==> flow/design.v <==
module mux8to1_8bit( input [7:0] in0,in1,in2,in3,in4,in5,in6,in7, input [2:0] Sel, output reg [7:0] outBus );
	always@(in0 or in1 or in2 or in3 or in4 or in5 or in6 or in7 or Sel)
	case (Sel)
			3'b000: outBus=in0;
			3'b001: outBus=in1;
			3'b010: outBus=in2;
			3'b011: outBus=in3;
			3'b100: outBus=in4;
			3'b101: outBus=in5;
			3'b110: outBus=in6;
			3'b111: outBus=in7;
	endcase
endmodule
module mux4to1_8bit( input [7:0] in0,in1,in2,in3, input [1:0] Sel, output reg [7:0] outBus );
	always@(in0 or in1 or in2 or in3 or Sel)
	case (Sel)
			2'b00: outBus=in0;
			2'b01: outBus=in1;
			2'b10: outBus=in2;
			2'b11: outBus=in3;
	endcase
endmodule
module mux2to1_8bit( input [7:0] in0,in1, input Sel, output reg [7:0] outBus );
	always@(in0 or in1 or Sel)
	case (Sel)
			1'b0: outBus=in0;
			1'b1: outBus=in1;
	endcase
endmodule
module mux8to1_32bit( input [31:0] in0,in1,in2,in3,in4,in5,in6,in7, input [2:0] Sel, output reg [31:0] outBus );
	always@(in0 or in1 or in2 or in3 or in4 or in5 or in6 or in7 or Sel)
	case (Sel)
			3'b000: outBus=in0;
			3'b001: outBus=in1;
			3'b010: outBus=in2;
			3'b011: outBus=in3;
			3'b100: outBus=in4;
			3'b101: outBus=in5;
			3'b110: outBus=in6;
			3'b111: outBus=in7;
	endcase
endmodule
module mux4to1_32bit( input [31:0] in0,in1,in2,in3, input [1:0] Sel, output reg [31:0] outBus );
	always@(in0 or in1 or in2 or in3 or Sel)
	case (Sel)
			2'b00: outBus=in0;
			2'b01: outBus=in1;
			2'b10: outBus=in2;
			2'b11: outBus=in3;
	endcase
endmodule
module mux2to1_32bit( input [31:0] in0,in1, input Sel, output reg [31:0] outBus );
	always@(in0 or in1 or Sel)
	case (Sel)
			1'b0: outBus=in0;
			1'b1: outBus=in1;
	endcase
endmodule
module mux2to1_1bit( input in0, in1, input Sel, output reg outBus );
	always@(in0 or in1 or Sel)
	case (Sel)
			1'b0: outBus=in0;
			1'b1: outBus=in1;
	endcase
endmodule
module signExt3to32( input [2:0] offset, output reg [31:0] signExtOffset);
  always@(offset)
  begin
    case(offset[2])
      1'b0: signExtOffset = { 29'b00000000000000000000000000000, offset};
      1'b1: signExtOffset = { 29'b11111111111111111111111111111, offset};
    endcase
  end
endmodule
module signExt5to32( input [4:0] offset, output reg [31:0] signExtOffset);
  always@(offset)
  begin
    case(offset[4])
      1'b0: signExtOffset = { 27'b000000000000000000000000000, offset};
      1'b1: signExtOffset = { 27'b111111111111111111111111111, offset};
    endcase
  end
endmodule
module signExt8to32( input [7:0] offset, output reg [31:0] signExtOffset);
  always@(offset)
  begin
    case(offset[7])
      1'b0: signExtOffset = { 24'b00000000000000000000000, offset};
      1'b1: signExtOffset = { 24'b111111111111111111111111, offset};
    endcase
  end
endmodule
module signExt11to32( input [10:0] offset, output reg [31:0] signExtOffset);
  always@(offset)
  begin
    case(offset[10])
      1'b0: signExtOffset = { 21'b000000000000000000000, offset};
      1'b1: signExtOffset = { 21'b111111111111111111111, offset};
    endcase
  end
endmodule
module zeroExt8to32( input [7:0] offset, output reg [31:0] zeroExtOffset);
  always@(offset)
  begin
    zeroExtOffset = { 24'b000000000000000000000000, offset};
  end
endmodule
module decoder3to8( input [2:0] encoded, output reg [7:0] decOut);
	always@(encoded)
	begin
		case(encoded)
			3'b000: decOut=8'b00000001; 
			3'b001: decOut=8'b00000010;
			3'b010: decOut=8'b00000100;
			3'b011: decOut=8'b00001000;
			3'b100: decOut=8'b00010000;
			3'b101: decOut=8'b00100000;
			3'b110: decOut=8'b01000000;
			3'b111: decOut=8'b10000000;
		endcase
	end
endmodule
module alu(
		input [31:0] aluIn1, input [31:0] aluIn2, input aluOp, output reg [31:0] aluOut, 
		output reg flag_z, output reg flag_n, output reg flag_c, output reg flag_v
);
 	reg [31:0] signedAluIn2;
	always@(aluIn1 or aluIn2 or aluOp)
	begin
		case(aluOp)
			1'b0: signedAluIn2 = aluIn2;
			1'b1: signedAluIn2 = -aluIn2;
		endcase
		{flag_c,aluOut} = aluIn1 + signedAluIn2;
		flag_z = (aluOut == 0)?1'b1:1'b0;
		flag_n = aluOut[31];
		flag_v = ( (aluIn1[31]==0 && signedAluIn2[31]==0 && aluOut[31]==1 ) || (aluIn1[31]==1 && signedAluIn2[31]==1 && aluOut[31]==0 ) )?1:0;
	end
endmodule
module adder32bit(input [31:0] op1, input [31:0] op2, output reg [31:0] res);
	always@(op1 or op2)
		res = op1 + op2;
endmodule
module D_ff (input clk, input reset, input regWrite, input decOut1b, input d, output reg q);
	always @ (posedge clk)
	begin
	if(reset==1'b1)
		q<=0;
	else
		if(regWrite == 1'b1 && decOut1b==1'b1) begin q<=d; end
	end
endmodule
module register3bit( input clk, input reset, input regWrite, input decOut1b, input [2:0] writeData, output  [2:0] outR );
	D_ff d0(clk, reset, regWrite, decOut1b, writeData[0], outR[0]);
	D_ff d1(clk, reset, regWrite, decOut1b, writeData[1], outR[1]);
	D_ff d2(clk, reset, regWrite, decOut1b, writeData[2], outR[2]);
endmodule
module flagRegister4bit( 
	input clk, input reset, input regWrite, 
	input p4_flag_z, p4_flag_n, p4_flag_c, p4_flag_v,
	output flag_z, flag_n, flag_c, flag_v
);
	register1bit reg_flag_z( clk, reset, regWrite, 1'b1, p4_flag_z, flag_z);
	register1bit reg_flag_n( clk, reset, regWrite, 1'b1, p4_flag_n, flag_n);
	register1bit reg_flag_c( clk, reset, regWrite, 1'b1, p4_flag_c, flag_c);
	register1bit reg_flag_v( clk, reset, regWrite, 1'b1, p4_flag_v, flag_v);
endmodule
module register1bit( input clk, input reset, input regWrite, input decOut1b, input writeData, output  outR );
	D_ff d0(clk, reset, regWrite, decOut1b, writeData, outR);
endmodule
module register8bit( input clk, input reset, input regWrite, input decOut1b, input [7:0] writeData, output  [7:0] outR );
	D_ff d0(clk, reset, regWrite, decOut1b, writeData[0], outR[0]);
	D_ff d1(clk, reset, regWrite, decOut1b, writeData[1], outR[1]);
	D_ff d2(clk, reset, regWrite, decOut1b, writeData[2], outR[2]);
	D_ff d3(clk, reset, regWrite, decOut1b, writeData[3], outR[3]);
	D_ff d4(clk, reset, regWrite, decOut1b, writeData[4], outR[4]);
	D_ff d5(clk, reset, regWrite, decOut1b, writeData[5], outR[5]);
	D_ff d6(clk, reset, regWrite, decOut1b, writeData[6], outR[6]);
	D_ff d7(clk, reset, regWrite, decOut1b, writeData[7], outR[7]);
endmodule
module register16bit( input clk, input reset, input regWrite, input decOut1b, input [15:0] writeData, output  [15:0] outR );
	D_ff d0(clk, reset, regWrite, decOut1b, writeData[0], outR[0]);
	D_ff d1(clk, reset, regWrite, decOut1b, writeData[1], outR[1]);
	D_ff d2(clk, reset, regWrite, decOut1b, writeData[2], outR[2]);
	D_ff d3(clk, reset, regWrite, decOut1b, writeData[3], outR[3]);
	D_ff d4(clk, reset, regWrite, decOut1b, writeData[4], outR[4]);
	D_ff d5(clk, reset, regWrite, decOut1b, writeData[5], outR[5]);
	D_ff d6(clk, reset, regWrite, decOut1b, writeData[6], outR[6]);
	D_ff d7(clk, reset, regWrite, decOut1b, writeData[7], outR[7]);
	D_ff d8(clk, reset, regWrite, decOut1b, writeData[8], outR[8]);
	D_ff d9(clk, reset, regWrite, decOut1b, writeData[9], outR[9]);
	D_ff d10(clk, reset, regWrite, decOut1b, writeData[10], outR[10]);
	D_ff d11(clk, reset, regWrite, decOut1b, writeData[11], outR[11]);
	D_ff d12(clk, reset, regWrite, decOut1b, writeData[12], outR[12]);
	D_ff d13(clk, reset, regWrite, decOut1b, writeData[13], outR[13]);
	D_ff d14(clk, reset, regWrite, decOut1b, writeData[14], outR[14]);
	D_ff d15(clk, reset, regWrite, decOut1b, writeData[15], outR[15]);
endmodule
module register32bit( input clk, input reset, input regWrite, input decOut1b, input [31:0] writeData, output  [31:0] outR );
	D_ff d0(clk, reset, regWrite, decOut1b, writeData[0], outR[0]);
	D_ff d1(clk, reset, regWrite, decOut1b, writeData[1], outR[1]);
	D_ff d2(clk, reset, regWrite, decOut1b, writeData[2], outR[2]);
	D_ff d3(clk, reset, regWrite, decOut1b, writeData[3], outR[3]);
	D_ff d4(clk, reset, regWrite, decOut1b, writeData[4], outR[4]);
	D_ff d5(clk, reset, regWrite, decOut1b, writeData[5], outR[5]);
	D_ff d6(clk, reset, regWrite, decOut1b, writeData[6], outR[6]);
	D_ff d7(clk, reset, regWrite, decOut1b, writeData[7], outR[7]);
	D_ff d8(clk, reset, regWrite, decOut1b, writeData[8], outR[8]);
	D_ff d9(clk, reset, regWrite, decOut1b, writeData[9], outR[9]);
	D_ff d10(clk, reset, regWrite, decOut1b, writeData[10], outR[10]);
	D_ff d11(clk, reset, regWrite, decOut1b, writeData[11], outR[11]);
	D_ff d12(clk, reset, regWrite, decOut1b, writeData[12], outR[12]);
	D_ff d13(clk, reset, regWrite, decOut1b, writeData[13], outR[13]);
	D_ff d14(clk, reset, regWrite, decOut1b, writeData[14], outR[14]);
	D_ff d15(clk, reset, regWrite, decOut1b, writeData[15], outR[15]);
	D_ff d16(clk, reset, regWrite, decOut1b, writeData[16], outR[16]);
	D_ff d17(clk, reset, regWrite, decOut1b, writeData[17], outR[17]);
	D_ff d18(clk, reset, regWrite, decOut1b, writeData[18], outR[18]);
	D_ff d19(clk, reset, regWrite, decOut1b, writeData[19], outR[19]);
	D_ff d20(clk, reset, regWrite, decOut1b, writeData[20], outR[20]);
	D_ff d21(clk, reset, regWrite, decOut1b, writeData[21], outR[21]);
	D_ff d22(clk, reset, regWrite, decOut1b, writeData[22], outR[22]);
	D_ff d23(clk, reset, regWrite, decOut1b, writeData[23], outR[23]);
	D_ff d24(clk, reset, regWrite, decOut1b, writeData[24], outR[24]);
	D_ff d25(clk, reset, regWrite, decOut1b, writeData[25], outR[25]);
	D_ff d26(clk, reset, regWrite, decOut1b, writeData[26], outR[26]);
	D_ff d27(clk, reset, regWrite, decOut1b, writeData[27], outR[27]);
	D_ff d28(clk, reset, regWrite, decOut1b, writeData[28], outR[28]);
	D_ff d29(clk, reset, regWrite, decOut1b, writeData[29], outR[29]);
	D_ff d30(clk, reset, regWrite, decOut1b, writeData[30], outR[30]);
	D_ff d31(clk, reset, regWrite, decOut1b, writeData[31], outR[31]);
endmodule
module register32bit_2WriteData( input clk, input reset, input regWrite1, input regWrite2, input decOut1b, input writeData_sel, input [31:0] writeData_1, input [31:0] writeData_2, output  [31:0] outR );
	wire [31:0] writeData;
	wire regWrite;
	mux2to1_32bit mux_writeData(writeData_1, writeData_2, writeData_sel, writeData);	 
	mux2to1_1bit mux_regWrite(regWrite1, regWrite2,writeData_sel, regWrite);
	D_ff d0(clk, reset, regWrite, decOut1b, writeData[0], outR[0]);
	D_ff d1(clk, reset, regWrite, decOut1b, writeData[1], outR[1]);
	D_ff d2(clk, reset, regWrite, decOut1b, writeData[2], outR[2]);
	D_ff d3(clk, reset, regWrite, decOut1b, writeData[3], outR[3]);
	D_ff d4(clk, reset, regWrite, decOut1b, writeData[4], outR[4]);
	D_ff d5(clk, reset, regWrite, decOut1b, writeData[5], outR[5]);
	D_ff d6(clk, reset, regWrite, decOut1b, writeData[6], outR[6]);
	D_ff d7(clk, reset, regWrite, decOut1b, writeData[7], outR[7]);
	D_ff d8(clk, reset, regWrite, decOut1b, writeData[8], outR[8]);
	D_ff d9(clk, reset, regWrite, decOut1b, writeData[9], outR[9]);
	D_ff d10(clk, reset, regWrite, decOut1b, writeData[10], outR[10]);
	D_ff d11(clk, reset, regWrite, decOut1b, writeData[11], outR[11]);
	D_ff d12(clk, reset, regWrite, decOut1b, writeData[12], outR[12]);
	D_ff d13(clk, reset, regWrite, decOut1b, writeData[13], outR[13]);
	D_ff d14(clk, reset, regWrite, decOut1b, writeData[14], outR[14]);
	D_ff d15(clk, reset, regWrite, decOut1b, writeData[15], outR[15]);
	D_ff d16(clk, reset, regWrite, decOut1b, writeData[16], outR[16]);
	D_ff d17(clk, reset, regWrite, decOut1b, writeData[17], outR[17]);
	D_ff d18(clk, reset, regWrite, decOut1b, writeData[18], outR[18]);
	D_ff d19(clk, reset, regWrite, decOut1b, writeData[19], outR[19]);
	D_ff d20(clk, reset, regWrite, decOut1b, writeData[20], outR[20]);
	D_ff d21(clk, reset, regWrite, decOut1b, writeData[21], outR[21]);
	D_ff d22(clk, reset, regWrite, decOut1b, writeData[22], outR[22]);
	D_ff d23(clk, reset, regWrite, decOut1b, writeData[23], outR[23]);
	D_ff d24(clk, reset, regWrite, decOut1b, writeData[24], outR[24]);
	D_ff d25(clk, reset, regWrite, decOut1b, writeData[25], outR[25]);
	D_ff d26(clk, reset, regWrite, decOut1b, writeData[26], outR[26]);
	D_ff d27(clk, reset, regWrite, decOut1b, writeData[27], outR[27]);
	D_ff d28(clk, reset, regWrite, decOut1b, writeData[28], outR[28]);
	D_ff d29(clk, reset, regWrite, decOut1b, writeData[29], outR[29]);
	D_ff d30(clk, reset, regWrite, decOut1b, writeData[30], outR[30]);
	D_ff d31(clk, reset, regWrite, decOut1b, writeData[31], outR[31]);
endmodule
module pipleline_IF_ID( 
		input clk, input reset, input regWrite, input IF_flush,
		input [15:0] aluInstr, memInstr, input [31:0] pc_plus4, 
		output [15:0] p1_aluInstr, output [15:0] p1_memInstr, output [31:0] p1_pc_plus4
	);
	register16bit reg_aluInstr(clk, reset | IF_flush, regWrite, 1'b1, aluInstr, p1_aluInstr);
	register16bit reg_memInstr(clk, reset | IF_flush, regWrite, 1'b1, memInstr, p1_memInstr);
	register32bit reg_pc_plus4(clk, reset | IF_flush, regWrite, 1'b1, pc_plus4 , p1_pc_plus4);
endmodule
module pipeline_ID_EX( 
		input clk, input reset, input regWrite, input ID_flush, input p2_pipeline_stall,
		input [2:0] alu_rn, alu_rm, alu_rd, mem_rn, mem_rd,
		output [2:0] p2_alu_rn, p2_alu_rm, p2_alu_rd, p2_mem_rn, p2_mem_rd,
		input [31:0] alu_reg_rm, alu_reg_rn, mem_reg_rn, mem_reg_rd, 
		output [31:0] p2_alu_reg_rm, p2_alu_reg_rn, p2_mem_reg_rn, p2_mem_reg_rd, 
		input [31:0] ex_alu_reg_rm, ex_alu_reg_rn, ex_mem_reg_rn, input [7:0] ex_mem_reg_rd,
		input [31:0] alu_sextImm3, mem_sextImm5,
		output [31:0] p2_alu_sextImm3, p2_mem_sextImm5,
		input [31:0] mem_shiftedSext8_branchOffset,	
		output [31:0] p2_mem_shiftedSext8_branchOffset,
		input memRead, memWrite, alu_regWrite, mem_regWrite, flag_regWrite,
		input aluOp, aluSrcB,
		input isBranch, isJump,
		output p2_memRead, p2_memWrite, p2_alu_regWrite, p2_mem_regWrite, p2_flag_regWrite,
		output p2_aluOp, p2_aluSrcB,
		output p2_isBranch, p2_isJump
	);
	wire signal_reset = reset | ID_flush;
	wire valWrite = regWrite | p2_pipeline_stall;
	wire [31:0] v_alu_reg_rn = p2_pipeline_stall ? ex_alu_reg_rn : alu_reg_rn;
	wire [31:0] v_alu_reg_rm = p2_pipeline_stall ? ex_alu_reg_rm : alu_reg_rm;
	wire [31:0] v_mem_reg_rn = p2_pipeline_stall ? ex_mem_reg_rn : mem_reg_rn;
	wire [31:0] v_mem_reg_rd = p2_pipeline_stall ? {24'b0, ex_mem_reg_rd} : mem_reg_rd;
	register3bit reg_alu_rn( clk, reset, regWrite, 1'b1, alu_rn, p2_alu_rn );
	register3bit reg_alu_rm( clk, reset, regWrite, 1'b1, alu_rm, p2_alu_rm );
	register3bit reg_alu_rd( clk, reset, regWrite, 1'b1, alu_rd, p2_alu_rd );
	register3bit reg_mem_rn( clk, reset, regWrite, 1'b1, mem_rn, p2_mem_rn );
	register3bit reg_mem_rd( clk, reset, regWrite, 1'b1, mem_rd, p2_mem_rd );
	register32bit reg_alu_reg_rn( clk, reset, valWrite, 1'b1, v_alu_reg_rn, p2_alu_reg_rn );
	register32bit reg_alu_reg_rm( clk, reset, valWrite, 1'b1, v_alu_reg_rm, p2_alu_reg_rm );
	register32bit reg_mem_reg_rn( clk, reset, valWrite, 1'b1, v_mem_reg_rn, p2_mem_reg_rn );
	register32bit reg_mem_reg_rd( clk, reset, valWrite, 1'b1, v_mem_reg_rd, p2_mem_reg_rd );
	register32bit reg_alu_sextImm3( clk, reset, regWrite, 1'b1, alu_sextImm3, p2_alu_sextImm3 );
	register32bit reg_mem_sextImm5( clk, reset, regWrite, 1'b1, mem_sextImm5, p2_mem_sextImm5 );
	register32bit reg_mem_sextImm8( clk, reset, regWrite, 1'b1, mem_shiftedSext8_branchOffset, p2_mem_shiftedSext8_branchOffset ); 
	register1bit  reg_memRead( clk, signal_reset, regWrite, 1'b1, memRead, p2_memRead);
	register1bit  reg_memWrite( clk, signal_reset, regWrite, 1'b1, memWrite, p2_memWrite);
	register1bit  reg_alu_regWrite( clk, signal_reset, regWrite, 1'b1, alu_regWrite, p2_alu_regWrite);
	register1bit  reg_mem_regWrite( clk, signal_reset, regWrite, 1'b1, mem_regWrite, p2_mem_regWrite);
	register1bit  reg_mem_flag_regWrite( clk, signal_reset, regWrite, 1'b1, flag_regWrite, p2_flag_regWrite);
	register1bit  reg_aluOp( clk, signal_reset, regWrite, 1'b1, aluOp, p2_aluOp);
	register1bit  reg_aluSrcB( clk, signal_reset, regWrite, 1'b1, aluSrcB, p2_aluSrcB);
	register1bit  reg_isBranch( clk, signal_reset, regWrite, 1'b1, isBranch, p2_isBranch);
	register1bit  reg_isJump( clk, signal_reset, regWrite, 1'b1, isJump, p2_isJump);
endmodule
module pipeline_EX_MEM( 
	input clk, reset, regWrite, EX_flush, bubble,
	input p2_memRead, p2_memWrite, p2_alu_regWrite, p2_mem_regWrite, p2_flag_regWrite,
	input [2:0] alu_rd, mem_rd,
	input [7:0] mem_reg_rd,
	input [31:0] alu_aluOut,  mem_address,
	input alu_flag_z, alu_flag_n, alu_flag_c, alu_flag_v,
	output p3_memRead, p3_memWrite, p3_alu_regWrite, p3_mem_regWrite,
	output [2:0] p3_alu_rd, p3_mem_rd,
	output [7:0] p3_mem_reg_rd, 
	output [31:0] p3_alu_aluOut, p3_mem_address,
	output p3_flag_z, p3_flag_n, p3_flag_c, p3_flag_v
);
	wire signal_reset = reset | EX_flush | bubble;
	register1bit  reg_memRead( clk, signal_reset, regWrite, 1'b1, p2_memRead, p3_memRead );
	register1bit  reg_memWrite( clk, signal_reset, regWrite, 1'b1, p2_memWrite, p3_memWrite);
	register1bit  reg_alu_regWrite( clk, signal_reset, regWrite, 1'b1, p2_alu_regWrite, p3_alu_regWrite);
	register1bit  reg_mem_regWrite( clk, signal_reset, regWrite, 1'b1, p2_mem_regWrite, p3_mem_regWrite);
	register3bit reg_alu_rd( clk, reset | EX_flush, regWrite, 1'b1, alu_rd, p3_alu_rd );
	register3bit reg_mem_rd( clk, reset | EX_flush, regWrite, 1'b1, mem_rd, p3_mem_rd );
	register32bit reg_alu_aluOut( clk, reset | EX_flush, regWrite, 1'b1, alu_aluOut, p3_alu_aluOut );
	register8bit reg_mem_reg_rd( clk, reset | EX_flush, regWrite, 1'b1, mem_reg_rd, p3_mem_reg_rd );
	register32bit reg_mem_address( clk, reset | EX_flush, regWrite, 1'b1, mem_address, p3_mem_address );
	register1bit reg_flag_z( clk, reset | EX_flush, regWrite & p2_flag_regWrite & ~bubble , 1'b1, alu_flag_z, p3_flag_z);  
	register1bit reg_flag_n( clk, reset | EX_flush, regWrite & p2_flag_regWrite & ~bubble , 1'b1, alu_flag_n, p3_flag_n);  
	register1bit reg_flag_c( clk, reset | EX_flush, regWrite & p2_flag_regWrite & ~bubble , 1'b1, alu_flag_c, p3_flag_c);  
	register1bit reg_flag_v( clk, reset | EX_flush, regWrite & p2_flag_regWrite & ~bubble , 1'b1, alu_flag_v, p3_flag_v);  
endmodule
module pipeline_MEM_WB(
		input clk, reset, regWrite,
		input p3_alu_regWrite, p3_mem_regWrite,
		input [2:0]  alu_rd, mem_rd,
		input [31:0] alu_aluOut, mem_memOut,
		input p3_flag_z, p3_flag_n, p3_flag_c, p3_flag_v,
		output p4_alu_regWrite, p4_mem_regWrite,
		output [2:0] p4_alu_rd, p4_mem_rd,
		output [31:0] p4_alu_aluOut, p4_mem_memOut,
		output p4_flag_z, p4_flag_n, p4_flag_c, p4_flag_v
);
	register1bit  reg_alu_regWrite( clk, reset, regWrite, 1'b1, p3_alu_regWrite, p4_alu_regWrite);
	register1bit  reg_mem_regWrite( clk, reset, regWrite, 1'b1, p3_mem_regWrite, p4_mem_regWrite);
	register3bit reg_alu_rd( clk, reset, regWrite, 1'b1, alu_rd, p4_alu_rd );
	register3bit reg_mem_rd( clk, reset, regWrite, 1'b1, mem_rd, p4_mem_rd );
	register32bit reg_alu_aluOut( clk, reset, regWrite, 1'b1, alu_aluOut, p4_alu_aluOut );
	register32bit reg_mem_memOut( clk, reset, regWrite, 1'b1, mem_memOut, p4_mem_memOut );
	register1bit reg_flag_z( clk, reset, regWrite , 1'b1, p3_flag_z, p4_flag_z);  
	register1bit reg_flag_n( clk, reset, regWrite , 1'b1, p3_flag_n, p4_flag_n);  
	register1bit reg_flag_c( clk, reset, regWrite , 1'b1, p3_flag_c, p4_flag_c);  
	register1bit reg_flag_v( clk, reset, regWrite , 1'b1, p3_flag_v, p4_flag_v);  
endmodule
module dataMem(input clk, input reset, input regWrite, input [31:0] memAddress, input [7:0] writeData, output hit, output [7:0] memOut);
	assign hit = 1'b1;
	wire [7:0] decOut;
	wire [7:0] outR0, outR1, outR2, outR3, outR4, outR5, outR6, outR7;
	decoder3to8 dm_decoder( memAddress[2:0], decOut);
	register8bit dm0( clk, reset, regWrite, decOut[0], writeData, outR0 );
	register8bit dm1( clk, reset, regWrite, decOut[1], writeData, outR1 );
	register8bit dm2( clk, reset, regWrite, decOut[2], writeData, outR2 );
	register8bit dm3( clk, reset, regWrite, decOut[3], writeData, outR3 );
	register8bit dm4( clk, reset, regWrite, decOut[4], writeData, outR4 );
	register8bit dm5( clk, reset, regWrite, decOut[5], writeData, outR5 );
	register8bit dm6( clk, reset, regWrite, decOut[6], writeData, outR6 );
	register8bit dm7( clk, reset, regWrite, decOut[7], writeData, outR7 );
	mux8to1_8bit dm_mux( outR0, outR1, outR2, outR3, outR4, outR5, outR6, outR7, memAddress[2:0], memOut);
endmodule
module controlCircuit(
		input [6:0] p1_aluOpcode, input [4:0] p1_memOpcode, 
		input p3_flag_v, input p3_flag_n, input p2_isBranch,
		output reg memRead, output reg memWrite, output reg alu_regWrite,output reg mem_regWrite, output reg flag_regWrite,
		output reg aluOp, output reg aluSrcB, 
		output reg isBranch, output reg isJump,output reg [1:0] pcSrc,
		output reg IF_flush, output reg ID_flush, output reg EX_flush
	);
	reg undefined_instruction;
	always @ (*)
	begin
		undefined_instruction = 0;
		aluOp = p1_aluOpcode[5];
		aluSrcB = p1_aluOpcode[6];
		IF_flush=0; ID_flush=0; EX_flush=0; isBranch = 0; isJump = 0;
		case(p1_aluOpcode[4:0])
			5'b00011: 
				begin
					alu_regWrite = 1;	 
					flag_regWrite = 1;
				end
			5'b01000: 
				begin
					alu_regWrite = 0;	 
					flag_regWrite = 1;
				end
			5'b00000:  
				begin
					alu_regWrite = 0;	 
					flag_regWrite = 0;
				end
			default: 
				begin
					alu_regWrite = 0;
					flag_regWrite = 0;
					undefined_instruction = 1;
				end
		endcase
		case(p1_memOpcode[4:0])
			5'b01100:   
				begin
					memRead = 0;
					memWrite = 1;
					mem_regWrite = 0;
				end
			5'b01101:  
				begin
					memRead = 1;
					memWrite = 0;
					mem_regWrite = 1;
				end
			5'b11010:  
				begin
					memRead = 0;
					memWrite = 0;
					mem_regWrite = 0;
					isBranch = 1;
				end
			5'b11110:  
				begin
					memRead = 0;
					memWrite = 0;
					mem_regWrite = 0;
					isJump = 1;
				end
			5'b00000:  
				begin
					memRead = 0;
					memWrite = 0;
					mem_regWrite = 0;
				end
			default:
				begin
					memRead = 0;
					memWrite = 0;
					mem_regWrite = 0; 
					undefined_instruction = 1;
				end
		endcase
		if(p3_flag_v )  
			begin
				pcSrc = 3;
				IF_flush=1; ID_flush=1; EX_flush=1;
			end
		else if(p2_isBranch & p3_flag_n )  
			begin	
				pcSrc = 1;
				IF_flush=1; ID_flush=1;
			end
		else if (isJump)  
			begin
				pcSrc = 2;
				IF_flush=1;
			end
		else if(undefined_instruction)
			begin
				pcSrc = 3;
				IF_flush=1;
			end
		else
			pcSrc = 0;
	end
endmodule
module registerSet( 
		input clk, input reset,
		input alu_regWrite, input mem_regWrite, input [7:0] decOut1, input [7:0] decOut2, 
		input [31:0] writeData_1, input [31:0] writeData_2,  
		output [31:0] outR0,outR1,outR2,outR3,outR4,outR5,outR6,outR7 
	);
	wire [7:0] decOut;
	assign decOut[0] = decOut1[0] | decOut2[0];
	assign decOut[1] = decOut1[1] | decOut2[1];
	assign decOut[2] = decOut1[2] | decOut2[2];
	assign decOut[3] = decOut1[3] | decOut2[3];
	assign decOut[4] = decOut1[4] | decOut2[4];
	assign decOut[5] = decOut1[5] | decOut2[5];
	assign decOut[6] = decOut1[6] | decOut2[6];
	assign decOut[7] = decOut1[7] | decOut2[7];
	register32bit_2WriteData r0 (clk, reset, alu_regWrite, mem_regWrite, decOut[0] , decOut2[0], writeData_1, writeData_2 , outR0 );
	register32bit_2WriteData r1 (clk, reset, alu_regWrite, mem_regWrite, decOut[1] , decOut2[1], writeData_1, writeData_2 , outR1 );
	register32bit_2WriteData r2 (clk, reset, alu_regWrite, mem_regWrite, decOut[2] , decOut2[2], writeData_1, writeData_2 , outR2 );
	register32bit_2WriteData r3 (clk, reset, alu_regWrite, mem_regWrite, decOut[3] , decOut2[3], writeData_1, writeData_2 , outR3 );
	register32bit_2WriteData r4 (clk, reset, alu_regWrite, mem_regWrite, decOut[4] , decOut2[4], writeData_1, writeData_2 , outR4 );
	register32bit_2WriteData r5 (clk, reset, alu_regWrite, mem_regWrite, decOut[5] , decOut2[5], writeData_1, writeData_2 , outR5 );
	register32bit_2WriteData r6 (clk, reset, alu_regWrite, mem_regWrite, decOut[6] , decOut2[6], writeData_1, writeData_2 , outR6 );
	register32bit_2WriteData r7 (clk, reset, alu_regWrite, mem_regWrite, decOut[7] , decOut2[7], writeData_1, writeData_2 , outR7 );
endmodule
module registerFile(
	input clk, input reset, 
	input p4_mem_regWrite, input [2:0] mem_rn, mem_rd, p4_mem_rd, input [31:0] mem_writeData,
	input p4_alu_regWrite, input [2:0] alu_rm, alu_rn, alu_rd, p4_alu_rd, input [31:0] alu_writeData,
	output [31:0] mem_reg_rn, mem_reg_rd, 
	output [31:0] alu_reg_rm, alu_reg_rn
	);
	wire [31:0] outR0,outR1,outR2,outR3,outR4,outR5,outR6,outR7;
	wire [7:0] alu_decOut, mem_decOut;
	decoder3to8 alu_decoder(p4_alu_rd, alu_decOut);
	decoder3to8 mem_decoder(p4_mem_rd, mem_decOut);
	wire [7:0] mem_decOut_we = mem_decOut & {8{p4_mem_regWrite}};
	registerSet rSet0( clk, reset, p4_alu_regWrite, p4_mem_regWrite, alu_decOut, mem_decOut_we, alu_writeData, mem_writeData, outR0,outR1,outR2,outR3,outR4,outR5,outR6,outR7 ); 
	wire [31:0] file_mem_reg_rn, file_mem_reg_rd, file_alu_reg_rn, file_alu_reg_rm;
	mux8to1_32bit mux_mrn( outR0,outR1,outR2,outR3,outR4,outR5,outR6,outR7, mem_rn, file_mem_reg_rn );
	mux8to1_32bit mux_mrd( outR0,outR1,outR2,outR3,outR4,outR5,outR6,outR7, mem_rd, file_mem_reg_rd );
	mux8to1_32bit mux_arn( outR0,outR1,outR2,outR3,outR4,outR5,outR6,outR7,alu_rn, file_alu_reg_rn );
	mux8to1_32bit mux_arm( outR0,outR1,outR2,outR3,outR4,outR5,outR6,outR7,alu_rm, file_alu_reg_rm );
	assign mem_reg_rn = (p4_mem_regWrite && p4_mem_rd == mem_rn) ? mem_writeData : (p4_alu_regWrite && p4_alu_rd == mem_rn) ? alu_writeData : file_mem_reg_rn;
	assign mem_reg_rd = (p4_mem_regWrite && p4_mem_rd == mem_rd) ? mem_writeData : (p4_alu_regWrite && p4_alu_rd == mem_rd) ? alu_writeData : file_mem_reg_rd;
	assign alu_reg_rn = (p4_mem_regWrite && p4_mem_rd == alu_rn) ? mem_writeData : (p4_alu_regWrite && p4_alu_rd == alu_rn) ? alu_writeData : file_alu_reg_rn;
	assign alu_reg_rm = (p4_mem_regWrite && p4_mem_rd == alu_rm) ? mem_writeData : (p4_alu_regWrite && p4_alu_rd == alu_rm) ? alu_writeData : file_alu_reg_rm;
endmodule
module forwarding_unit(
		input p3_alu_regWrite, input p4_alu_regWrite, input p4_mem_regWrite,input p2_alu_regWrite,
		input [2:0] p4_mem_rd, input [2:0] p4_alu_rd, 
		input [2:0] p3_alu_rd, input [2:0] p3_mem_rd,
		input [2:0] p2_mem_rd,input [2:0] p2_alu_rm ,
		input [2:0] p2_alu_rn,input [2:0] p2_mem_rn,
		output reg [1:0] f_alu_reg_rn_sel , output reg [1:0] f_alu_reg_rm_sel, output reg [1:0] f_mem_reg_rn_sel, output reg [1:0] f_mem_reg_rd_sel, output reg f_memStage_mem_rd_sel  
	); 
		always @ (*)
		begin
		f_alu_reg_rn_sel = 0 ; f_alu_reg_rm_sel = 0 ; f_mem_reg_rn_sel = 0 ; f_mem_reg_rd_sel = 0; f_memStage_mem_rd_sel = 0; 
		if( p3_alu_regWrite == 1 && p3_alu_rd != 0 && p3_alu_rd == p2_alu_rn )	 
			f_alu_reg_rn_sel = 1;
		else if( p4_mem_regWrite == 1 && p4_mem_rd != 0 && p4_mem_rd == p2_alu_rn )	 
			f_alu_reg_rn_sel = 3;
		else if( p4_alu_regWrite == 1 && p4_alu_rd != 0 && p4_alu_rd == p2_alu_rn )	 
			f_alu_reg_rn_sel = 2;
		if( p3_alu_regWrite == 1 &&  p3_alu_rd != 0 && p3_alu_rd == p2_alu_rm )	 
			f_alu_reg_rm_sel = 1;
		else if( p4_mem_regWrite == 1 && p4_mem_rd != 0 && p4_mem_rd == p2_alu_rm )	 
			f_alu_reg_rm_sel = 3;
		else if( p4_alu_regWrite == 1 && p4_alu_rd != 0 && p4_alu_rd == p2_alu_rm )	 
			f_alu_reg_rm_sel = 2;
		if( p3_alu_regWrite == 1 &&  p3_alu_rd != 0 && p3_alu_rd == p2_mem_rn )		 
			f_mem_reg_rn_sel = 1;
		else if( p4_mem_regWrite == 1 && p4_mem_rd != 0 && p4_mem_rd == p2_mem_rn )	 
			f_mem_reg_rn_sel = 3;
		else if( p4_alu_regWrite == 1 && p4_alu_rd != 0 && p4_alu_rd == p2_mem_rn )	 
			f_mem_reg_rn_sel = 2;
		if( p3_alu_regWrite == 1 &&  p3_alu_rd != 0 && p3_alu_rd == p2_mem_rd )		 
			f_mem_reg_rd_sel = 1;
		else if( p4_mem_regWrite == 1 && p4_mem_rd != 0 && p4_mem_rd == p2_mem_rd )	 
			f_mem_reg_rd_sel = 3;
		else if( p4_alu_regWrite == 1 && p4_alu_rd != 0 && p4_alu_rd == p2_mem_rd )	 
			f_mem_reg_rd_sel = 2;
		if( p4_mem_regWrite == 1 && p4_mem_rd != 0 && p4_mem_rd == p3_mem_rd )  
			f_memStage_mem_rd_sel = 1;
	end
endmodule
module hazard_detection(
		input p3_mem_regWrite, input [2:0] p3_mem_rd,
		input [2:0] p2_alu_rm, input [2:0] p2_alu_rn, input [2:0] p2_mem_rn,
		output reg PCWrite_HU, output reg p1_regWrite_HU, output reg p2_stall
	);
		always @ (*)	  
		begin
			PCWrite_HU = 1;  p1_regWrite_HU = 1;  p2_stall = 0; 
			if ( p3_mem_regWrite == 1 && p3_mem_rd !=0 && (p2_alu_rm == p3_mem_rd || p2_alu_rn == p3_mem_rd || p2_mem_rn == p3_mem_rd ) )
				begin 
					PCWrite_HU = 0;  
					p1_regWrite_HU = 0;  
					p2_stall = 1; 
				end	
		end
endmodule
module IFStage(
		input clk, input reset, input p1_pipeline_regWrite, input IF_flush,
		input pcWrite, 	input [31:0] pc_branchTarget, pc_jumpTarget, 
		input [1:0] pcSrc,  
		output [15:0] p1_aluInstr, p1_memInstr, 
		output [31:0] p1_pc_plus4,
		output [31:0] imem_addr, input [31:0] imem_data
	);
	wire [31:0] pc_out;
	wire [31:0] pc_writeData;
	register32bit PC( clk, reset, pcWrite, 1'b1, pc_writeData, pc_out );
	wire [31:0] pc_plus4;
	adder32bit adder_pc( pc_out, 32'd4 , pc_plus4 );
	mux4to1_32bit mux_pc_writeData( pc_plus4, pc_branchTarget,  pc_jumpTarget, 32'b00000000_11111111_00000000_11111111, pcSrc, pc_writeData );
	wire [31:0] instr2Word;
	assign imem_addr = pc_out;
	assign instr2Word = imem_data;
	pipleline_IF_ID p1(
		clk, reset, p1_pipeline_regWrite, IF_flush,
		instr2Word[31:16], instr2Word[15:0], pc_plus4, 
		p1_memInstr, p1_aluInstr, p1_pc_plus4 
	);
endmodule
module IDStage(
		input clk, input reset, input p2_pipeline_regWrite, input p2_pipeline_stall,  
		input [15:0] p1_aluInstr, p1_memInstr,
		input p3_flag_v, p3_flag_n,  
		input p4_mem_regWrite, p4_alu_regWrite, 
		input [2:0] p4_alu_rd, p4_mem_rd, 
		input [31:0] p4_alu_writeData, p4_mem_writeData,
		input p4_flag_z, p4_flag_n, p4_flag_c, p4_flag_v,
		input [31:0] ex_alu_reg_rm, ex_alu_reg_rn, ex_mem_reg_rn, input [7:0] ex_mem_reg_rd,
		output [2:0] p2_alu_rm, p2_alu_rn, p2_alu_rd, p2_mem_rn, p2_mem_rd, 
		output [31:0] p2_alu_reg_rm, p2_alu_reg_rn, p2_mem_reg_rn, p2_mem_reg_rd, 
		output [31:0] p2_alu_sext3_imm, p2_mem_sext5_memOffset, p2_mem_shiftedSext8_branchOffset, 		
		output [31:0] mem_shiftedSext11_jumpOffset,
		output flag_z, flag_n, flag_c, flag_v, 	 
		output p2_memRead, p2_memWrite, p2_alu_regWrite, p2_mem_regWrite, p2_flag_regWrite,
		output p2_aluOp, p2_aluSrcB,
		output p2_isBranch, p2_isJump, output [1:0] pcSrc,														 
		output IF_flush, output ID_flush, output EX_flush
	);
	wire [31:0] mem_sext11_jumpOffset, mem_sext8_branchOffset;
	wire [31:0] mem_shiftedSext8_branchOffset;  
	signExt11to32 mem_signExt11( p1_memInstr[15:5], mem_sext11_jumpOffset );
	signExt8to32 mem_signExt8( p1_memInstr[15:8], mem_sext8_branchOffset );
	assign mem_shiftedSext11_jumpOffset = {mem_sext11_jumpOffset[30:0],1'b0};
	assign mem_shiftedSext8_branchOffset = {mem_sext8_branchOffset[30:0],1'b0};	
	wire memRead, memWrite, alu_regWrite, mem_regWrite, flag_regWrite;
	wire aluOp, aluSrcB; 
	wire isBranch, isJump;
	wire alu_undefinedInstruction, mem_undefinedInstruction;
	wire IF_flush_raw, ID_flush_raw;
	controlCircuit ctrlCkt(
		p1_aluInstr[6:0] , p1_memInstr[4:0],
		p3_flag_v, p3_flag_n, p2_isBranch,
		memRead, memWrite, alu_regWrite, mem_regWrite, flag_regWrite,
		aluOp, aluSrcB, 
		isBranch, isJump, pcSrc,
		IF_flush_raw, ID_flush_raw, EX_flush
	);
	wire redirect_ok = p3_flag_v | ~p2_pipeline_stall;
	assign IF_flush = IF_flush_raw & redirect_ok;
	assign ID_flush = ID_flush_raw & redirect_ok;
	wire ID_flush_eff = ID_flush;
	flagRegister4bit flag_register( clk, reset, 1'b1,
		p4_flag_z, p4_flag_n, p4_flag_c, p4_flag_v,
		flag_z, flag_n, flag_c, flag_v
	);
	wire [31:0] alu_reg_rm, alu_reg_rn, mem_reg_rn, mem_reg_rd;
	registerFile rFile( clk, reset, 
		p4_mem_regWrite, p1_memInstr[10:8], p1_memInstr[7:5], p4_mem_rd, p4_mem_writeData,
		p4_alu_regWrite, p1_aluInstr[15:13], p1_aluInstr[12:10], p1_aluInstr[9:7], p4_alu_rd, p4_alu_writeData,
		mem_reg_rn, mem_reg_rd, 
		alu_reg_rm, alu_reg_rn
	);
	wire [31:0] alu_sext3_imm, mem_sext5_memOffset;
	signExt3to32 alu_signExt3( p1_aluInstr[15:13], alu_sext3_imm );
	signExt5to32 mem_signExt5( p1_memInstr[15:11], mem_sext5_memOffset );
	pipeline_ID_EX p2( 
		clk, reset, p2_pipeline_regWrite, ID_flush_eff, p2_pipeline_stall,
		p1_aluInstr[15:13], p1_aluInstr[12:10], p1_aluInstr[9:7], p1_memInstr[10:8], p1_memInstr[7:5],	 
		p2_alu_rm, p2_alu_rn, p2_alu_rd, p2_mem_rn, p2_mem_rd,											 
		alu_reg_rm, alu_reg_rn, mem_reg_rn, mem_reg_rd, 							 
		p2_alu_reg_rm, p2_alu_reg_rn, p2_mem_reg_rn, p2_mem_reg_rd, 				 
		ex_alu_reg_rm, ex_alu_reg_rn, ex_mem_reg_rn, ex_mem_reg_rd,				 
		alu_sext3_imm, mem_sext5_memOffset, 			 
		p2_alu_sext3_imm, p2_mem_sext5_memOffset, 		 
		mem_shiftedSext8_branchOffset,		 
		p2_mem_shiftedSext8_branchOffset,	 
		memRead, memWrite, alu_regWrite, mem_regWrite, flag_regWrite,
		aluOp, aluSrcB, 
		isBranch, isJump, 
		p2_memRead, p2_memWrite, p2_alu_regWrite, p2_mem_regWrite, p2_flag_regWrite,
		p2_aluOp, p2_aluSrcB,
		p2_isBranch, p2_isJump
	);
endmodule
module EXStage(input clk, input reset, input p3_pipeline_regWrite, input EX_flush,
		input p2_memRead, p2_memWrite, p2_alu_regWrite, p2_mem_regWrite, p2_flag_regWrite,
		input p2_aluOp, p2_aluSrcB, 
		input [2:0] p2_alu_rn, p2_alu_rm, p2_alu_rd, p2_mem_rn, p2_mem_rd,
		input [31:0] p2_alu_reg_rm, p2_alu_reg_rn, p2_mem_reg_rn,
		input [7:0] p2_mem_reg_rd, 
		input [31:0] p2_alu_sextImm3, p2_mem_sextImm5,
		input [1:0]	 f_mem_reg_rd_sel, 										 
		input [1:0]  f_mem_reg_rn_sel, f_alu_reg_rm_sel, f_alu_reg_rn_sel,	 
		input [31:0] f_mem_reg_rn_1, f_mem_reg_rn_2, f_mem_reg_rn_3,	 
		input [7:0] f_mem_reg_rd_1, f_mem_reg_rd_2, f_mem_reg_rd_3,		 
		input [31:0] f_alu_reg_rm_1, f_alu_reg_rm_2, f_alu_reg_rm_3,	 
		input [31:0] f_alu_reg_rn_1, f_alu_reg_rn_2, f_alu_reg_rn_3, 	 
		output p3_memRead, p3_memWrite, p3_alu_regWrite, p3_mem_regWrite,
		output [2:0] p3_alu_rd, p3_mem_rd,
		output [7:0] p3_mem_reg_rd,
		output [31:0] p3_alu_aluOut, p3_mem_address,
		output p3_flag_z, p3_flag_n, p3_flag_c, p3_flag_v,
		input stall,
		output [31:0] ex_alu_reg_rm, ex_alu_reg_rn, ex_mem_reg_rn, output [7:0] ex_mem_reg_rd
);
	wire [31:0] selected_mem_reg_rn;
	mux4to1_32bit mux_mem_reg_rn( p2_mem_reg_rn, f_mem_reg_rn_1, f_mem_reg_rn_2, f_mem_reg_rn_3, f_mem_reg_rn_sel, selected_mem_reg_rn );
	wire [7:0] selected_mem_reg_rd;
	mux4to1_8bit mux_mem_reg_rd( p2_mem_reg_rd, f_mem_reg_rd_1, f_mem_reg_rd_2, f_mem_reg_rd_3, f_mem_reg_rd_sel, selected_mem_reg_rd );
	wire [31:0] mem_address;
	adder32bit memAddressAdder(p2_mem_sextImm5, selected_mem_reg_rn, mem_address);
	wire [31:0] aluIn1;
	mux4to1_32bit mux_alu_reg_rn( p2_alu_reg_rn, f_alu_reg_rn_1, f_alu_reg_rn_2, f_alu_reg_rn_3, f_alu_reg_rn_sel, aluIn1 );
	wire [31:0] selected_alu_reg_rm;
	wire [31:0] aluIn2;
	mux4to1_32bit mux_alu_reg_rm( p2_alu_reg_rm, f_alu_reg_rm_1, f_alu_reg_rm_2, f_alu_reg_rm_3, f_alu_reg_rm_sel, selected_alu_reg_rm );
	assign ex_alu_reg_rm = selected_alu_reg_rm;
	assign ex_alu_reg_rn = aluIn1;
	assign ex_mem_reg_rn = selected_mem_reg_rn;
	assign ex_mem_reg_rd = selected_mem_reg_rd;
	mux2to1_32bit mux_alu_rm_imm( selected_alu_reg_rm, p2_alu_sextImm3, p2_aluSrcB, aluIn2 );
	wire [31:0] aluOut;
	wire alu_flag_z, alu_flag_n, alu_flag_c, alu_flag_v;
	alu theALU(
		aluIn1, aluIn2, p2_aluOp, aluOut, 
		alu_flag_z, alu_flag_n, alu_flag_c, alu_flag_v
	);
	pipeline_EX_MEM p3( 
		clk, reset, p3_pipeline_regWrite, EX_flush, stall,
		p2_memRead, p2_memWrite, p2_alu_regWrite, p2_mem_regWrite, p2_flag_regWrite,
		p2_alu_rd, p2_mem_rd,
		p2_mem_reg_rd, 
		aluOut, mem_address,
		alu_flag_z, alu_flag_n, alu_flag_c, alu_flag_v,
		p3_memRead, p3_memWrite, p3_alu_regWrite, p3_mem_regWrite,
		p3_alu_rd, p3_mem_rd,
		p3_mem_reg_rd, 
		p3_alu_aluOut, p3_mem_address,
		p3_flag_z, p3_flag_n, p3_flag_c, p3_flag_v
	);	
endmodule
module MEMStage( 
		input clk, reset, p4_pipeline_regWrite, 
		input p3_memWrite, p3_alu_regWrite, p3_mem_regWrite,
		input [2:0] p3_alu_rd, p3_mem_rd,
		input [7:0] p3_mem_reg_rd, 
		input [31:0] p3_alu_aluOut, p3_mem_address,
		input f_memStage_mem_rd_sel,
		input [7:0] f_memStage_mem_reg_rd,
		input p3_flag_z, p3_flag_n, p3_flag_c, p3_flag_v,
		output p4_alu_regWrite, p4_mem_regWrite,
		output [2:0] p4_alu_rd, p4_mem_rd,
		output [31:0] p4_alu_aluOut, 
		output [31:0] p4_mem_memOut,
		output p4_flag_z, p4_flag_n, p4_flag_c, p4_flag_v
);
	wire [7:0] selected_mem_rd;
	mux2to1_8bit mux_f_memStage_mem_rd( p3_mem_reg_rd, f_memStage_mem_reg_rd, f_memStage_mem_rd_sel, selected_mem_rd );
	wire [7:0] mem_memOut_8bit;
	wire [31:0] mem_memOut;
	wire hit;
	dataMem dataMemory( clk, reset, p3_memWrite, p3_mem_address, selected_mem_rd, hit, mem_memOut_8bit );
	zeroExt8to32 zExt_memOut( mem_memOut_8bit, mem_memOut );
	pipeline_MEM_WB p4( 
		clk, reset, p4_pipeline_regWrite, 
		p3_alu_regWrite, p3_mem_regWrite,
		p3_alu_rd, p3_mem_rd,
		p3_alu_aluOut, mem_memOut,
		p3_flag_z, p3_flag_n, p3_flag_c, p3_flag_v,
		p4_alu_regWrite, p4_mem_regWrite,
		p4_alu_rd, p4_mem_rd,
		p4_alu_aluOut, p4_mem_memOut,
		p4_flag_z, p4_flag_n, p4_flag_c, p4_flag_v
	);
endmodule
module mainModule(
		input clk, input reset,
		output [31:0] imem_addr, input [31:0] imem_data,
		output wb_alu_we, output [2:0] wb_alu_rd, output [31:0] wb_alu_data,
		output wb_mem_we, output [2:0] wb_mem_rd, output [7:0] wb_mem_data,
		output [3:0] flags
	);
	wire IF_flush, ID_flush, EX_flush; 
	wire pcWrite, p1_pipeline_regWrite;
	wire p2_pipeline_regWrite, p2_pipeline_stall;
	wire hu_pcWrite, hu_p1_regWrite, hu_stall;
	wire p3_pipeline_regWrite = 1'b1;
	wire [1:0]  f_mem_reg_rn_sel, f_alu_reg_rm_sel, f_alu_reg_rn_sel;	 
	wire [1:0] f_mem_reg_rd_sel;
	wire f_memStage_mem_rd_sel;
	wire [31:0] p2_pc_branchTarget, pc_jumpTarget; 
	wire [1:0] pcSrc;
	wire [15:0] p1_aluInstr, p1_memInstr;  
	wire [31:0] p1_pc_plus4;
	IFStage the_IFStage(
		clk, reset, p1_pipeline_regWrite, IF_flush, 
		pcWrite, 	p2_pc_branchTarget, pc_jumpTarget, 
		pcSrc,  
		p1_aluInstr, p1_memInstr, p1_pc_plus4,
		imem_addr, imem_data
	);
	wire p2_memRead, p2_memWrite, p2_alu_regWrite, p2_mem_regWrite, p2_flag_regWrite;
	wire p2_aluOp, p2_aluSrcB;
	wire p2_isBranch, p2_isJump; 
	wire p3_memRead, p3_memWrite, p3_alu_regWrite, p3_mem_regWrite;
	wire p4_alu_regWrite, p4_mem_regWrite;
	wire [2:0] p2_alu_rm, p2_alu_rn, p2_alu_rd, p2_mem_rn, p2_mem_rd;
	wire [2:0] p3_alu_rd, p3_mem_rd;
	wire [2:0] p4_alu_rd, p4_mem_rd;
	wire [31:0] p2_alu_reg_rm, p2_alu_reg_rn, p2_mem_reg_rn, p2_mem_reg_rd;  
	wire [31:0] p2_alu_imm, p2_memOffset;
	wire [7:0] p3_mem_reg_rd;
	wire [31:0] p3_alu_aluOut, p3_mem_address;
	wire [31:0] p4_alu_aluOut, p4_mem_memOut;
	wire [31:0] f_mem_reg_rn_1, f_mem_reg_rn_2, f_mem_reg_rn_3;	 
	wire [7:0] f_mem_reg_rd_1, f_mem_reg_rd_2, f_mem_reg_rd_3;		 
	wire [31:0] f_alu_reg_rm_1, f_alu_reg_rm_2, f_alu_reg_rm_3;	 
	wire [31:0] f_alu_reg_rn_1, f_alu_reg_rn_2, f_alu_reg_rn_3; 	 
	wire [7:0] f_memStage_mem_reg_rd;	
	assign f_mem_reg_rn_1 = p3_alu_aluOut; assign f_mem_reg_rn_2 = p4_alu_aluOut; assign f_mem_reg_rn_3 = p4_mem_memOut;
	assign f_alu_reg_rm_1 = p3_alu_aluOut; assign f_alu_reg_rm_2 = p4_alu_aluOut; assign f_alu_reg_rm_3 = p4_mem_memOut;
	assign f_alu_reg_rn_1 = p3_alu_aluOut; assign f_alu_reg_rn_2 = p4_alu_aluOut; assign f_alu_reg_rn_3 = p4_mem_memOut;
	assign f_mem_reg_rd_1 = p3_alu_aluOut[7:0]; assign f_mem_reg_rd_2 = p4_alu_aluOut[7:0]; assign f_mem_reg_rd_3 = p4_mem_memOut[7:0];
	assign f_memStage_mem_reg_rd = p4_mem_memOut[7:0];
	wire [31:0] ex_alu_reg_rm, ex_alu_reg_rn, ex_mem_reg_rn;
	wire [7:0] ex_mem_reg_rd;
	wire flag_z, flag_n, flag_c, flag_v;
	wire p3_flag_z, p3_flag_n, p3_flag_c, p3_flag_v;
	wire p4_flag_z, p4_flag_n, p4_flag_c, p4_flag_v;
	IDStage theIDStage(
		clk, reset, p2_pipeline_regWrite, p2_pipeline_stall,  
		p1_aluInstr, p1_memInstr,
		p3_flag_v, p3_flag_n,  
		p4_mem_regWrite, p4_alu_regWrite,
		p4_alu_rd, p4_mem_rd,  
		p4_alu_aluOut, p4_mem_memOut,
		p4_flag_z, p4_flag_n, p4_flag_c, p4_flag_v,
		ex_alu_reg_rm, ex_alu_reg_rn, ex_mem_reg_rn, ex_mem_reg_rd,
		p2_alu_rm, p2_alu_rn, p2_alu_rd, p2_mem_rn, p2_mem_rd, 
		p2_alu_reg_rm, p2_alu_reg_rn, p2_mem_reg_rn, p2_mem_reg_rd, 
		p2_alu_imm, p2_memOffset, 
		p2_pc_branchTarget, pc_jumpTarget,
		flag_z, flag_n, flag_c, flag_v, 	 
		p2_memRead, p2_memWrite, p2_alu_regWrite, p2_mem_regWrite, p2_flag_regWrite,
		p2_aluOp, p2_aluSrcB,
		p2_isBranch, p2_isJump, pcSrc,															 
		IF_flush, ID_flush, EX_flush
	);
	EXStage theEXStage(clk, reset, p3_pipeline_regWrite, EX_flush,
		p2_memRead, p2_memWrite, p2_alu_regWrite, p2_mem_regWrite, p2_flag_regWrite,
		p2_aluOp, p2_aluSrcB, 
		p2_alu_rn, p2_alu_rm, p2_alu_rd, p2_mem_rn, p2_mem_rd,
		p2_alu_reg_rm, p2_alu_reg_rn, p2_mem_reg_rn, 
		p2_mem_reg_rd[7:0],  									 
		p2_alu_imm, p2_memOffset, 
		f_mem_reg_rd_sel, 										 
		f_mem_reg_rn_sel, f_alu_reg_rm_sel, f_alu_reg_rn_sel,	 
		f_mem_reg_rn_1, f_mem_reg_rn_2, f_mem_reg_rn_3,	 
		f_mem_reg_rd_1, f_mem_reg_rd_2, f_mem_reg_rd_3,	 
		f_alu_reg_rm_1, f_alu_reg_rm_2, f_alu_reg_rm_3,	 
		f_alu_reg_rn_1, f_alu_reg_rn_2, f_alu_reg_rn_3, 	 
		p3_memRead, p3_memWrite, p3_alu_regWrite, p3_mem_regWrite,
		p3_alu_rd, p3_mem_rd,
		p3_mem_reg_rd,
		p3_alu_aluOut, p3_mem_address,
		p3_flag_z, p3_flag_n, p3_flag_c, p3_flag_v,
		p2_pipeline_stall,
		ex_alu_reg_rm, ex_alu_reg_rn, ex_mem_reg_rn, ex_mem_reg_rd
	);
	MEMStage theMEMStage( 
		clk, reset, 1'b1,
		p3_memWrite, p3_alu_regWrite, p3_mem_regWrite,
		p3_alu_rd, p3_mem_rd,
		p3_mem_reg_rd, 
		p3_alu_aluOut, p3_mem_address,
		f_memStage_mem_rd_sel,
		f_memStage_mem_reg_rd[7:0],
		p3_flag_z, p3_flag_n, p3_flag_c, p3_flag_v,
		p4_alu_regWrite, p4_mem_regWrite,
		p4_alu_rd, p4_mem_rd,
		p4_alu_aluOut,
		p4_mem_memOut,
		p4_flag_z, p4_flag_n, p4_flag_c, p4_flag_v
	);
	forwarding_unit the_forwarding_unit(
		p3_alu_regWrite, p4_alu_regWrite, p4_mem_regWrite, p2_alu_regWrite,
		p4_mem_rd, p4_alu_rd, 
		p3_alu_rd, p3_mem_rd,
		p2_mem_rd, p2_alu_rm ,
		p2_alu_rn, p2_mem_rn,
		f_alu_reg_rn_sel , f_alu_reg_rm_sel, f_mem_reg_rn_sel, f_mem_reg_rd_sel, f_memStage_mem_rd_sel  
	); 	
	 hazard_detection the_hazard_detection(
		p3_mem_regWrite, p3_mem_rd,
		p2_alu_rm, p2_alu_rn, p2_mem_rn,
		hu_pcWrite, hu_p1_regWrite, hu_stall
	);	
	assign p2_pipeline_stall = hu_stall & ~p3_flag_v;
	assign pcWrite = ~p2_pipeline_stall;
	assign p1_pipeline_regWrite = ~p2_pipeline_stall;
	assign p2_pipeline_regWrite = ~p2_pipeline_stall;
	assign wb_alu_we = p4_alu_regWrite;
	assign wb_alu_rd = p4_alu_rd;
	assign wb_alu_data = p4_alu_aluOut;
	assign wb_mem_we = p4_mem_regWrite;
	assign wb_mem_rd = p4_mem_rd;
	assign wb_mem_data = p4_mem_memOut[7:0];
	assign flags = {flag_z, flag_n, flag_c, flag_v};
endmodule
[Tool chain data of mainModule]
What the tools print for mainModule, step after step.
Lines are those of the file above, counted from 1.
Operators: Yosys type, input widths -> output width; for muxes data width and select width s.
Cell names lack the library's common part.
A cell with n/a has no value.
Design
  top: mainModule
  clock: clk
  cell library: sky130hd
  timing corner: tt_025C_1v80

[After elaboration]
Source: Yosys, flattened and elaborated, memories not mapped. Widths are those after wreduce. Print and check cells do not count. Equal cells are merged and count once.
Yosys's memory passes give these memory sizes; they may raise the number of words (mostly to a power of two), join words into wider ones and drop unused or constant bits.
Cells by class
  add/subtract/negate cells: 4
  $mul: 0
  divide/modulo/power cells: 0
  magnitude comparators: 0
  equal/unequal tests: 81
  shifts and indexed selects: 0
  multiplexer cells: 83
  bitwise logic cells: 37
  reduce/logical cells: 69
Operators with widths (count)
  $pmux 32 s2: 12
  $pmux 32 s8: 3
  $pmux 32 s4: 4
  $mux 32: 9
  $pmux 8 s8: 2
  $pmux 31 s2: 2
  $eq 3x3->1: 24
  $eq 3x3->1 const B: 20
  $logic_and 1x1->1: 46
  $add 32x32->33: 1
  $add 32x3->32 const B: 1
  $neg 32->32: 1
  $logic_not 32->1: 1
  $mux 2: 16
  $eq 3x2->1 const B: 10
  $pmux 8 s3: 1
  $mux 8: 3
  $eq 2x2->1 const B: 10
  $mux 1: 19
  $not 1->1: 18
  $pmux 8 s2: 1
  $pmux 1 s2: 8
  $eq 3x1->1 const B: 5
  $logic_not 3->1: 5
  $eq 5x4->1 const B: 3
  $or 1x1->1: 13
  $reduce_bool 3->1: 4
  $eq 2x1->1 const B: 5
Other operator kinds: 13; their cells: 27.
Word-level totals
  register bits: 688
  latch bits: 0
  memory bits (writable): 0
  ROM bits: 192
  word width x clocked read ports: 24
  memories: 3
  input port bits: 34
  output and inout bits: 84
  word-level cells: 965
Memories
  (name not given): depth 8, bits a word 8, rd ports 1, write ports 0, RTL line 111  | case(encoded)
  (name not given): depth 8, bits a word 8, rd ports 1, write ports 0, RTL line 111
  (name not given): depth 8, bits a word 8, rd ports 1, write ports 0, RTL line 111

[Logic depth]
Depth = most cells in a row (Yosys ltp): at word level without a register or memory, in the mapped netlist without a sequential cell, where the memories' decode and read muxes count.
Logic depth
  depth in word-level cells: 16
  ABC_AREA: 0
  gate-level depth with buffers: 28
  gate-level depth less buffers: 24

[Synthesis result]
Yosys stat after the flow's synthesis: flattened, memories mapped to cells. It holds for the ABC_AREA given above (unset counts as 0); a run with the other value may have another netlist.
Totals and module areas in this step are rounded.
Cell types
  dfxtp_1: count 622, total area 1.25E+04 um2
  nand2_1: count 885, total area 3.32E+03 um2
  a21oi_1: count 441, total area 2.21E+03 um2
  clkbuf_1: count 371, total area 1.39E+03 um2
  nor2_1: count 338, total area 1.27E+03 um2
  o21ai_0: count 194, total area 970.931 um2
  mux2i_1: count 92, total area 920.883 um2
  a211oi_1: count 108, total area 810.778 um2
  a22oi_1: count 105, total area 788.256 um2
  a311oi_1: count 80, total area 700.672 um2
  buf_4: count 86, total area 645.619 um2
  a221oi_1: count 71, total area 621.846 um2
  xnor2_1: count 71, total area 621.846 um2
  xor2_1: count 59, total area 516.746 um2
  a22o_1: count 56, total area 490.47 um2
  ha_1: count 36, total area 450.432 um2
  nand4_1: count 63, total area 394.128 um2
  o211ai_1: count 47, total area 352.838 um2
Not listed: further types 66, cells in them 708.
Synthesis totals
  cell count: 4433
  chip area (Yosys): 33760 um2
  sequential area: 12450 um2
  flip-flops: 622
  buffer cells: 497
The figures by module come from a second, unflattened synthesis with its own total; it is not the netlist above.
Second synthesis, totals
  cell total of the unflattened synthesis: 7034
  area (unflattened synthesis): 67580 um2
Rows give one instance, submodules left out.
By module
  D_ff: times used 830, cells 4, area 43.8 um2, sequential area 20.0 um2
  mux8to1_32bit: times used 4, cells 306, area 2245 um2, sequential area 0.0 um2
  mux2to1_32bit: times used 9, cells 36, area 544.3 um2, sequential area 0.0 um2
  adder32bit: times used 2, cells 241, area 1744 um2, sequential area 0.0 um2
  mux4to1_32bit: times used 4, cells 39, area 814.5 um2, sequential area 0.0 um2
  registerFile: times used 1, cells 615, area 3088 um2, sequential area 0.0 um2
  alu: times used 1, cells 366, area 2546 um2, sequential area 0.0 um2
  pipeline_ID_EX: times used 1, cells 145, area 1473 um2, sequential area 0.0 um2
  forwarding_unit: times used 1, cells 72, area 591.8 um2, sequential area 0.0 um2
  mux8to1_8bit: times used 1, cells 39, area 568.0 um2, sequential area 0.0 um2
  zeroExt8to32: times used 1, cells 33, area 244.0 um2, sequential area 0.0 um2
  signExt11to32: times used 1, cells 32, area 240.2 um2, sequential area 0.0 um2
  signExt3to32: times used 1, cells 32, area 240.2 um2, sequential area 0.0 um2
  signExt5to32: times used 1, cells 32, area 240.2 um2, sequential area 0.0 um2
Further modules, not shown: 24.

[Path before layout]
Source: OpenSTA report_checks on the synthesized netlist (no wires, ideal clock, input and output delay 20% of the period each), path of least setup slack; recovery checks are left aside. Register names are those of the netlist, which keeps one name where synthesis merged equal registers.
Path post-synthesis
  path type: reg-to-reg
  start: register theEXStage.p3.reg_alu_rd.d2.q
  end: register theEXStage.p3.reg_flag_z.d0.q
  period: 10.0 ns
  data arrival time: 6.384 ns
  required time: 9.931 ns
  slack: 3.547 ns
  path delay: 6.453 ns
  stages: 28
  buffers on the path: 4
  synthesis period reached: 6.453 ns
"path delay" = arrival - input delay + setup time.
"stages" counts driving pins, that of a launching flip-flop among them; a cell with two outputs on the path counts twice.
"synthesis period reached" = period - worst setup slack (recovery checks aside). The figure is calculated, with input and output delays left at 20% of the set period.
Between the ends stands the longest chain of elaborated cells between them, by number of cells; it is not shown to be the way that was timed. Of several equally long chains one is given.
A line is the first line of the expression or statement that the cell stems from. Yosys adds cells for indexed reads and writes and turns some case tables into memories.
Between the ends, post-synthesis
  cells stage by stage: dfxtp_1 > clkbuf_1 > xnor2_1 > and4_1 > clkbuf_1 > clkbuf_1 > o221ai_1 > mux2i_1 > ha_1 > inv_1 > nor3_2 > a31o_1 > o211ai_1 > or3_1 > a211oi_1 > o21bai_1 > ha_1 > clkbuf_1 > and4_1 > nand3_1 > nor3_1 > a211oi_1 > nand2_1 > xor2_1 > or4_1 > or4_1 > or4_1 > o21ai_1
  length of the longest elaborated chain: 12
RTL lines, path post-synthesis
  start, declared: RTL line 144  | module D_ff (input clk, input reset, input regWrite, input decOut1b, input d, output reg q);
  start, assigned: RTL line 148  | q<=0;
  start, assigned: RTL line 150  | if(regWrite == 1'b1 && decOut1b==1'b1) begin q<=d; end
  $reduce_bool 3->1: RTL line 558  | if( p3_alu_regWrite == 1 && p3_alu_rd != 0 && p3_alu_rd == p2_alu_rm )
  $logic_and 1x1->1 x2: RTL line 558
  $mux 2: RTL line 558
  $eq 2x2->1: RTL line 45  | case (Sel)
  $pmux 32 s4: RTL line 45
  $pmux 32 s2: RTL line 54  | case (Sel)
  $neg 32->32: RTL line 132  | 1'b1: signedAluIn2 = -aluIn2;
  $pmux 32 s2: RTL line 130  | case(aluOp)
  $add 32x32->33: RTL line 134  | {flag_c,aluOut} = aluIn1 + signedAluIn2;
  $logic_not 32->1: RTL line 135  | flag_z = (aluOut == 0)?1'b1:1'b0;
  $mux 1: RTL line 135
  end, assigned: RTL line 148
  end, assigned: RTL line 150
  end, declared: RTL line 144

[Worst path after layout]
From the final timing report of run A: the path of least setup slack in the routed layout; clock arrival at registers is part of the times.
Path post-layout
  path type: reg-to-reg
  start: register theMEMStage.p4.reg_alu_rd.d0.q
  end: register theEXStage.p3.reg_flag_z.d0.q
  period: 6.96 ns
  data arrival time: 7.16 ns
  required time: 7.52 ns
  slack: 0.36 ns
  stages: 22
  buffers on the path: 0
Between the ends stands the longest chain of elaborated cells between them, by number of cells; it is not shown to be the way that was timed. Of several equally long chains one is given.
Between the ends, post-layout
  cells stage by stage: dfxtp_2 > o31ai_4 > or4_4 > and4_1 > a311o_1 > o31ai_4 > o21ai_2 > nand3b_4 > or4_1 > a211o_1 > o21ai_1 > ha_1 > a21oi_1 > o21ai_1 > a21o_1 > o21ba_2 > or3_1 > xor2_1 > or4_1 > or4_1 > or4_1 > o21ai_1
  length of the longest elaborated chain: 14
RTL lines, path post-layout
  start, declared: RTL line 144  | module D_ff (input clk, input reset, input regWrite, input decOut1b, input d, output reg q);
  start, assigned: RTL line 148  | q<=0;
  start, assigned: RTL line 150  | if(regWrite == 1'b1 && decOut1b==1'b1) begin q<=d; end
  $reduce_bool 3->1: RTL line 562  | else if( p4_alu_regWrite == 1 && p4_alu_rd != 0 && p4_alu_rd == p2_alu_rm )
  $logic_and 1x1->1 x2: RTL line 562
  $mux 2: RTL line 562
  $mux 2: RTL line 560  | else if( p4_mem_regWrite == 1 && p4_mem_rd != 0 && p4_mem_rd == p2_alu_rm )
  $mux 2: RTL line 558  | if( p3_alu_regWrite == 1 && p3_alu_rd != 0 && p3_alu_rd == p2_alu_rm )
  $eq 2x2->1: RTL line 45  | case (Sel)
  $pmux 32 s4: RTL line 45
  $pmux 32 s2: RTL line 54  | case (Sel)
  $neg 32->32: RTL line 132  | 1'b1: signedAluIn2 = -aluIn2;
  $pmux 32 s2: RTL line 130  | case(aluOp)
  $add 32x32->33: RTL line 134  | {flag_c,aluOut} = aluIn1 + signedAluIn2;
  $logic_not 32->1: RTL line 135  | flag_z = (aluOut == 0)?1'b1:1'b0;
  $mux 1: RTL line 135
  end, assigned: RTL line 148
  end, assigned: RTL line 150
  end, declared: RTL line 144

Ticket comment

2 stored runs of mainModule in the flow (synthesis by Yosys, layout by OpenROAD, sky130hd cells), in arbitrary order. Constraints: input delay and output delay 20% of the set period each, output load 0.01 pF.
"achieved clock period": clock period set for the run, less the worst setup slack. It is reckoned from that one timing run; input and output delays stay at 20% of the period that was set.
By "worst setup path time" is meant the share of the clock period that the worst setup path is allowed (20% is reserved at inputs, 20% at outputs), minus its slack. Clock arrival times at its registers enter into it.
By "power" is meant OpenSTA's value without simulated activity: inputs other than the clock are taken to toggle once in ten clock periods, and the tool carries that through the logic.
Results are given in rounded form.

Run A
==> flow/run.sh <==
#!/bin/bash
# the make line also repeats the synthesis and layout settings of config.mk as NAME=value (left out here)
make -C /OpenROAD-flow-scripts/flow DESIGN_CONFIG=/design/flow/config.mk WORK_HOME=/design/flow/orfs CLKGATE_MAP_FILE= finish
==> flow/config.mk <==
export PLATFORM = sky130hd
export DESIGN_NAME = mainModule
export DESIGN_NICKNAME = mainModule
export VERILOG_FILES = /design/flow/design.v
export SDC_FILE = /design/flow/constraint.sdc
export NUM_CORES = 4
export LEC_CHECK = 0
export CAP_MARGIN = 35
export CELL_PAD_IN_SITES_GLOBAL_PLACEMENT = 0
export CORE_MARGIN = 2
export CORE_UTILIZATION = 67
export CTS_CLUSTER_DIAMETER = 245
export CTS_CLUSTER_SIZE = 19
export HOLD_SLACK_MARGIN = 0.21
export MIN_ROUTING_LAYER = met1
export PLACE_DENSITY = 0.64
export SLEW_MARGIN = 20
==> flow/constraint.sdc <==
create_clock -name core_clock -period 6.96 [get_ports {clk}]
set_input_delay 1.3920 -clock core_clock [delete_from_list [all_inputs] [get_ports {clk}]]
set_output_delay 1.3920 -clock core_clock [all_outputs]
set_load 0.01 [all_outputs]

==> results of run A <==
chip area after synthesis (Yosys): 33760 um2
die area: 52200 um2
utilization: 71.6 %
worst setup slack after layout: 0.361 ns
total negative slack: 0.000 ns
worst hold slack: 0.437 ns
power: 11.94 mW
achieved clock period: 6.599 ns
worst setup path time: 6.60 ns
worst setup path kind: reg-to-reg

Run B
==> flow/run.sh <==
#!/bin/bash
# the make line also repeats the synthesis and layout settings of config.mk as NAME=value (left out here)
make -C /OpenROAD-flow-scripts/flow DESIGN_CONFIG=/design/flow/config.mk WORK_HOME=/design/flow/orfs CLKGATE_MAP_FILE= finish
==> flow/config.mk <==
export PLATFORM = sky130hd
export DESIGN_NAME = mainModule
export DESIGN_NICKNAME = mainModule
export VERILOG_FILES = /design/flow/design.v
export SDC_FILE = /design/flow/constraint.sdc
export NUM_CORES = 4
export LEC_CHECK = 0
export CAP_MARGIN = 20
export CORE_MARGIN = 2
export CORE_UTILIZATION = 40
export PLACE_DENSITY = 0.6
export SETUP_SLACK_MARGIN = 0.43
export SLEW_MARGIN = 20
==> flow/constraint.sdc <==
create_clock -name core_clock -period 8.25 [get_ports {clk}]
set_input_delay 1.6500 -clock core_clock [delete_from_list [all_inputs] [get_ports {clk}]]
set_output_delay 1.6500 -clock core_clock [all_outputs]
set_load 0.01 [all_outputs]

==> results of run B <==
chip area after synthesis (Yosys): 33760 um2
die area: 86730 um2
utilization: 44.5 %
worst setup slack after layout: 0.811 ns
total negative slack: 0.000 ns
worst hold slack: 0.432 ns
power: 11.30 mW
achieved clock period: 7.439 ns
worst setup path time: 7.44 ns
worst setup path kind: reg-to-reg
